==> flow/design.v <==
module alu (
  input [32-1:0] a, b, 
  input [6-1:0] s,
  output [32-1:0] y,
  output zero );
  assign y = s==6'b100000 ? a+b:
	  s==6'b100010 ? a-b:
	  s==6'b100100 ? a & b:
	  s==6'b100101 ? a | b:
	  s==6'b100110 ? a ^ b:
	  s==6'b100111 ? ~ (a | b):
	  b;
  assign zero = (y == 32'b0);
endmodule
module rfile (
 input clk,
 input [5-1:0] a1, a2, a3,
 output [32-1:0] rd1, rd2,
 input [32-1:0] wd3,
 input we3);
	reg [32-1:0] rf[0:32-1];
	assign rd1 = |a1 == 0 ? 0 : rf[a1];
	assign rd2 = |a2 == 0 ? 0 : rf[a2];
	always @(negedge clk) 
		if(we3) rf[a3] <= wd3;
endmodule
module mipse(
input clk, rst_n,
input [32-1:0] instr,
input [32-1:0] readdata,
output reg [32-1:0] pc,
output [32-1:0] aluout,
output [32-1:0] writedata,
output memwrite);
reg [32-1:0] pcplus4D ;
wire [32-1:0] pcplus4F ;
wire [32-1:0] pcbranchD ;
reg [32-1:0] instrD ;
wire stall;
wire btakenD;
assign pcplus4F = pc + 4;
always @(posedge clk or negedge rst_n)
begin 
   if(!rst_n) instrD <= 0;
   else if(!stall) instrD <= instr;
end
always @(posedge clk or negedge rst_n)
begin 
   if(!rst_n) pcplus4D <= 0;
   else if(!stall) pcplus4D <= pcplus4F;
end
always @(posedge clk or negedge rst_n)
begin 
   if(!rst_n) pc <= 0;
   else if(!stall & btakenD)
     pc <= pcbranchD;
   else if(!stall)
     pc <= pcplus4F;
end
wire [5-1:0] rsD, rdD, rtD, cadrW;
wire [6-1:0] opcodeD;
wire [5-1:0] shamtD;
wire [6-1:0] funcD;
wire sw_opD, addi_opD, lw_opD, alu_opD;
wire lui_opD, ori_opD, beq_opD, bne_opD, branchD;
wire grade_opD;
wire regwriteD, memtoregD;
wire [6-1:0] alucomD;
wire [16-1:0] immD;
reg [5-1:0] writeregW;
wire [32-1:0] rd1D, rd2D, rd1fD, rd2fD;
wire memwriteD;
wire slti_opD;
reg [5-1:0] rsE, rtE, rdE;
wire [32-1:0] signimmD;
reg [32-1:0] signimmE, rd1E, rd2E;
wire [32-1:0] resultW;
reg [6-1:0] alucomE;
reg regwriteE, memtoregE, alusrcE, regdstE;
reg memtoregM;
reg memwriteE;
reg regwriteW;
reg [5-1:0] writeregM;
reg regwriteM;
reg [32-1:0] aluoutM;
wire mult_opD;
reg mult_opE;
wire [32-1:0] multoutE;
reg grade_opE;
wire [2:0] gradeoutE;
reg slti_opE;
wire [5-1:0] writeregE;
wire lwstall, branchstall;
assign {opcodeD, rsD, rtD, rdD, shamtD, funcD} = instrD;
assign immD = instrD[16-1:0];
assign sw_opD = (opcodeD == 6'b101011);
assign lw_opD = (opcodeD == 6'b100011);
assign alu_opD = (opcodeD == 6'b000000) & (
		(funcD[5:3] == 3'b100)|(funcD == 6'b011000) );
assign mult_opD = (opcodeD == 6'b000000) & (funcD == 6'b011000);
assign addi_opD = (opcodeD == 6'b001000);
assign ori_opD = (opcodeD == 6'b001101);
assign lui_opD = (opcodeD == 6'b001111);
assign grade_opD = (opcodeD == 6'b101100);
assign slti_opD = (opcodeD == 6'b001010);
assign beq_opD = (opcodeD == 6'b000100);
assign bne_opD = (opcodeD == 6'b000101);
assign branchD = beq_opD | bne_opD;
assign memwriteD = sw_opD | grade_opD;
rfile rfile_1(.clk(clk), .rd1(rd1D), .a1(rsD), .rd2(rd2D), .a2(rtD),
    .wd3(resultW), .a3(writeregW), .we3(regwriteW));
assign alucomD = (addi_opD|lw_opD|sw_opD|grade_opD) ?
		6'b100000: ori_opD ? 6'b100101:
		(lui_opD) ? 6'b000001: (slti_opD) ? 6'b100010: funcD;
assign regwriteD = lw_opD | alu_opD | lui_opD | addi_opD | ori_opD | slti_opD ;
assign memtoregD = lw_opD ;
assign lwstall = ( (rsD == rtE) | (rtD == rtE) ) & memtoregE ;
assign branchstall = (branchD & regwriteE & (writeregE == rsD | writeregE == rtD)) |
				(branchD & memtoregM & (writeregM == rsD | writeregM == rtD)) ;
assign stall = lwstall | branchstall;
assign rd1fD = (rsD !=0) & (rsD == writeregM) & regwriteM  ? aluoutM: rd1D ;
assign rd2fD = (rtD !=0) & (rtD == writeregM) & regwriteM  ? aluoutM: rd2D ;
assign btakenD = beq_opD & (rd1fD == rd2fD) | bne_opD & (rd1fD != rd2fD);
assign signimmD = ori_opD ?  {16'b0,immD} :
				lui_opD ? {immD, 16'b0} :
				{{16{immD[15]}},immD} ;
assign pcbranchD = pcplus4D + {signimmD[29:0],2'b00};
always @(posedge clk) begin
  if(!stall) begin
	slti_opE <= slti_opD;
	grade_opE <= grade_opD;
	mult_opE <= mult_opD;
	rd1E <= rd1fD;
	rd2E <= rd2fD;
	signimmE <= signimmD;
	alucomE <= alucomD;
	alusrcE <= ~alu_opD;
	regdstE <= alu_opD;  end
end
always @(posedge clk or negedge rst_n) begin
	if(!rst_n) begin
		rsE <= 0;
		rtE <= 0;
		rdE <= 0;
		memtoregE <= 0;
		regwriteE <= 0;
		memwriteE <= 0; end
	else if(stall) begin
		rsE <= 0;
		rtE <= 0;
		rdE <= 0;
		memtoregE <= 0;
		regwriteE <= 0;
		memwriteE <= 0; end
	else begin
		rsE <= rsD;
		rtE <= rtD;
		rdE <= rdD;
		memtoregE <= memtoregD;
		regwriteE <= regwriteD;
		memwriteE <= memwriteD; end
end
wire [32-1:0] srcaE, writedataE, srcbE, aluoutE;
reg [32-1:0] writedataM;
reg memwriteM;
assign srcaE = regwriteM & rsE!=0 & writeregM == rsE  ? aluoutM :
				regwriteW & rsE!=0 & writeregW == rsE ? resultW : rd1E;
assign writedataE = regwriteM & rtE!=0 & writeregM == rtE ? aluoutM :
				regwriteW & rtE!=0 & writeregW == rtE ? resultW : rd2E;
assign srcbE = alusrcE ? signimmE : writedataE;
assign writeregE = regdstE ? rdE: rtE;
assign multoutE = srcaE * srcbE;
assign gradeoutE =
	(writedataE >= 85) ? 5:
	(writedataE < 85 && writedataE >= 60) ? 4:
	(writedataE < 60 && writedataE >= 40) ? 3:
	(writedataE < 40 && writedataE >= 10) ? 2:
	1;
alu alu_1(.a(srcaE), .b(srcbE), .s(alucomE), .y(aluoutE));
always @(posedge clk) begin
	if(slti_opE) aluoutM <= {31'b0,aluoutE[31]};
	else if(mult_opE) aluoutM <= multoutE;
	else aluoutM <= aluoutE;
		memtoregM <= memtoregE;
	if(grade_opE) writedataM <= {{(32-3){1'b0}}, gradeoutE};
	else writedataM <= writedataE;
		writeregM <= writeregE;
end
always @(posedge clk or negedge rst_n) begin
	if(!rst_n) begin
		regwriteM <= 0;
		memwriteM <= 0; end
	else begin
		regwriteM <= regwriteE;
		memwriteM <= memwriteE; end
end
reg [32-1:0] readdataW, aluoutW;
reg memtoregW;
assign aluout = aluoutM;
assign writedata = writedataM;
assign memwrite = memwriteM;
always @(posedge clk) begin
	readdataW <= readdata;
	aluoutW <= aluoutM;
	memtoregW <= memtoregM;
	writeregW <= writeregM;
end
always @(posedge clk or negedge rst_n) begin
	if(!rst_n) 
		regwriteW <= 0;
	else 
		regwriteW <= regwriteM;
end
assign resultW = memtoregW ? readdataW: aluoutW;
endmodule
Lab notebook: mipse

* Tool chain data of mipse
Module mipse before and after one edit of its RTL, step after step.
Lines under "original" count in the file above, lines under "edited" in the edited file.
"change" is "edited" less "original", of the values as shown; "relative change" is that difference over "original", in percent.
Cell names lack the library's common part.
The mark n/a stands for no value.
- Top module :: mipse
- Clock port :: clk
- Standard-cell library :: sky130hd
- Library corner :: tt_025C_1v80

* Edit of the RTL
The edit as a unified diff against the file above.
The edit is scripted: it alters the design's behaviour and was not made to optimise anything.
#+begin_src diff
@@ -90,5 +90,5 @@
 wire [2:0] gradeoutE;
 reg slti_opE;
-wire [5-1:0] writeregE;
+wire [5-2:0] writeregE;
 wire lwstall, branchstall;
 assign {opcodeD, rsD, rtD, rdD, shamtD, funcD} = instrD;
#+end_src

* After elaboration
Yosys after proc, flatten, opt, wreduce and memory -nomap, before mapping. Memory bits, and registers merged into a memory's read port (data or address), are not among the register bits. Print and check cells are not counted.
Yosys's memory passes give these memory sizes; they may raise the number of words (mostly to a power of two), join words into wider ones and drop unused or constant bits.
** Bit counts
- register bits :: original 364, edited 361, change -3, relative change -0.82%
- bits in writable memories :: original 1024, edited 1024, change 0, relative change 0.00%
- memories :: original 1, edited 1, change 0, relative change 0.00%
- output and inout bits :: original 97, edited 97, change 0, relative change 0.00%
- elaborated cells :: original 180, edited 180, change 0, relative change 0.00%
** Operators by class
- add/sub/neg operators :: original 4, edited 4, change 0, relative change 0.00%
- multiply operators :: original 1, edited 1, change 0, relative change 0.00%
- magnitude comparators :: original 7, edited 7, change 0, relative change 0.00%
- equality and inequality tests :: original 32, edited 32, change 0, relative change 0.00%
- muxes and demuxes :: original 40, edited 40, change 0, relative change 0.00%
- bitwise operators :: original 44, edited 44, change 0, relative change 0.00%
- reductions and logical operators :: original 16, edited 16, change 0, relative change 0.00%
** Memory list
- shape (words x width / read and write ports) :: original rfile_1.rf 32x32 r2 w1, edited rfile_1.rf 32x32 r2 w1
** Operators by type and width
- 5-bit == test :: original 12, edited 2, change -10, relative change -83.33%
- 4-bit by 5-bit == test with 1-bit output :: original 0, edited 8, change +8
- 5-bit 2-to-1 mux :: original 5, edited 3, change -2, relative change -40.00%
- 5-bit by 4-bit == test with 1-bit output :: original 0, edited 2, change +2
- 4-bit 2-to-1 mux :: original 0, edited 2, change +2
Unchanged operator kinds not shown: 40.

* Depth
Depth = most cells in a row (Yosys ltp): at word level without a register or memory, in the mapped netlist without a sequential cell, where the memories' decode and read muxes count.
** Logic depth
- depth after elaboration :: original 16, edited 16, change 0, relative change 0.00%
- ABC_AREA :: original 0, edited 0
- gate-level depth with buffers :: original 42, edited 41, change -1, relative change -2.38%
- gate-level depth less buffers :: original 37, edited 36, change -1, relative change -2.70%

* Netlist
Yosys stat after the flow's synthesis: flattened, memories mapped to cells. It holds for the ABC_AREA given above (unset counts as 0); a run with the other value may have another netlist.
** Cells by type
- edfxtp_1 :: original 1131, edited 619, change -512, relative change -45.27%
- mux4_2 :: original 640, edited 320, change -320, relative change -50.00%
- o21ai_0 :: original 270, edited 176, change -94, relative change -34.81%
- a22o_1 :: original 67, edited 1, change -66, relative change -98.51%
- inv_1 :: original 571, edited 515, change -56, relative change -9.81%
- o31ai_1 :: original 21, edited 74, change +53, relative change +252.38%
- nor2_1 :: original 534, edited 483, change -51, relative change -9.55%
- mux2_2 :: original 87, edited 45, change -42, relative change -48.28%
- nand4_1 :: original 22, edited 64, change +42, relative change +190.91%
- clkbuf_1 :: original 243, edited 202, change -41, relative change -16.87%
- nand2_1 :: original 461, edited 500, change +39, relative change +8.46%
- xor2_1 :: original 97, edited 64, change -33, relative change -34.02%
- mux2i_1 :: original 55, edited 84, change +29, relative change +52.73%
- buf_1 :: original 55, edited 29, change -26, relative change -47.27%
- o211ai_1 :: original 12, edited 35, change +23, relative change +191.67%
- xnor2_1 :: original 141, edited 163, change +22, relative change +15.60%
- buf_2 :: original 80, edited 58, change -22, relative change -27.50%
- and2_1 :: original 40, edited 19, change -21, relative change -52.50%
Unchanged cell types not shown: 14.
Not every row of either side is listed.
** Synthesis totals
- cells in the netlist :: original 6290, edited 5291, change -999, relative change -15.88%
- mapped area (sq um) :: original 84613.7, edited 61411.4, change -23202.3, relative change -27.42%
- flip-flop cells :: original 1388, edited 873, change -515, relative change -37.10%
- buffer cells :: original 391, edited 329, change -62, relative change -15.86%
By module: a second synthesis without flattening, with its own total; a netlist apart from the flattened one above.
** Second synthesis, totals
- cell total of the unflattened synthesis :: original 6924, edited 6831, change -93, relative change -1.34%
- area total of the unflattened synthesis (sq um) :: original 87373.8, edited 86968.4, change -405.4, relative change -0.46%
Each row is one instance without its submodules.
** By module, original
- rfile :: instances 1, cells 2291, area 47080.2 sq um, seq. area 30749.5 sq um
- mipse :: instances 1, cells 3725, area 34142.7 sq um, seq. area 8943.6 sq um
- alu :: instances 1, cells 908, area 6150.9 sq um, seq. area 0.0 sq um
** By module, edited
- rfile :: instances 1, cells 2291, area 47080.2 sq um, seq. area 30749.5 sq um
- mipse :: instances 1, cells 3632, area 33737.4 sq um, seq. area 8878.5 sq um
- alu :: instances 1, cells 908, area 6150.9 sq um, seq. area 0.0 sq um

* Flow runs
Runs of the flow (Yosys, OpenROAD) on both versions; the two runs of a pair have the same settings. The constraints put input and output delay at 20% of the set period each and load the outputs with 0.01 pF.
Settings, set A:
- period_ns :: 9.9
- CAP_MARGIN :: 20
- CORE_MARGIN :: 2
- CORE_UTILIZATION :: 40
- SLEW_MARGIN :: 20
** Measured results, set A
- mapped cell area after synthesis (sq um) :: original 84613.7, edited 61411.4, change -23202.3, relative change -27.42%
- full die area (sq um) :: original 215231.0, edited 156677.0, change -58554.0, relative change -27.21%
- standard-cell area of the final layout (sq um) :: original 100623.0, edited 71841.4, change -28781.6, relative change -28.60%
- setup slack of the worst path (ps) :: original 334, edited 240, change -94
- total negative slack on setup checks (ps) :: original 0, edited 0, change 0
- worst hold slack in the final report (ps) :: original 355, edited 352, change -3
Settings, set B:
- ABC_AREA :: 0
- CELL_PAD_IN_SITES_GLOBAL_PLACEMENT :: 3
- CORE_ASPECT_RATIO :: 0.5
- CORE_UTILIZATION :: 16
- CTS_CLUSTER_SIZE :: 21
- PLACE_DENSITY_LB_ADDON :: 0.22
- SETUP_SLACK_MARGIN :: -0.32
- SLEW_MARGIN :: 20
- TNS_END_PERCENT :: 15
- period_ns :: 14.9
- CAP_MARGIN :: 20
- CORE_MARGIN :: 2
** Measured results, set B
- mapped cell area after synthesis (sq um) :: original 84613.7, edited 61411.4, change -23202.3, relative change -27.42%
- full die area (sq um) :: original 535021.0, edited 389092.0, change -145929.0, relative change -27.28%
- standard-cell area of the final layout (sq um) :: original 105464.0, edited 75230.9, change -30233.1, relative change -28.67%
- setup slack of the worst path (ps) :: original 2321, edited 1815, change -506
- total negative slack on setup checks (ps) :: original 0, edited 0, change 0
- worst hold slack in the final report (ps) :: original 332, edited 375, change +43
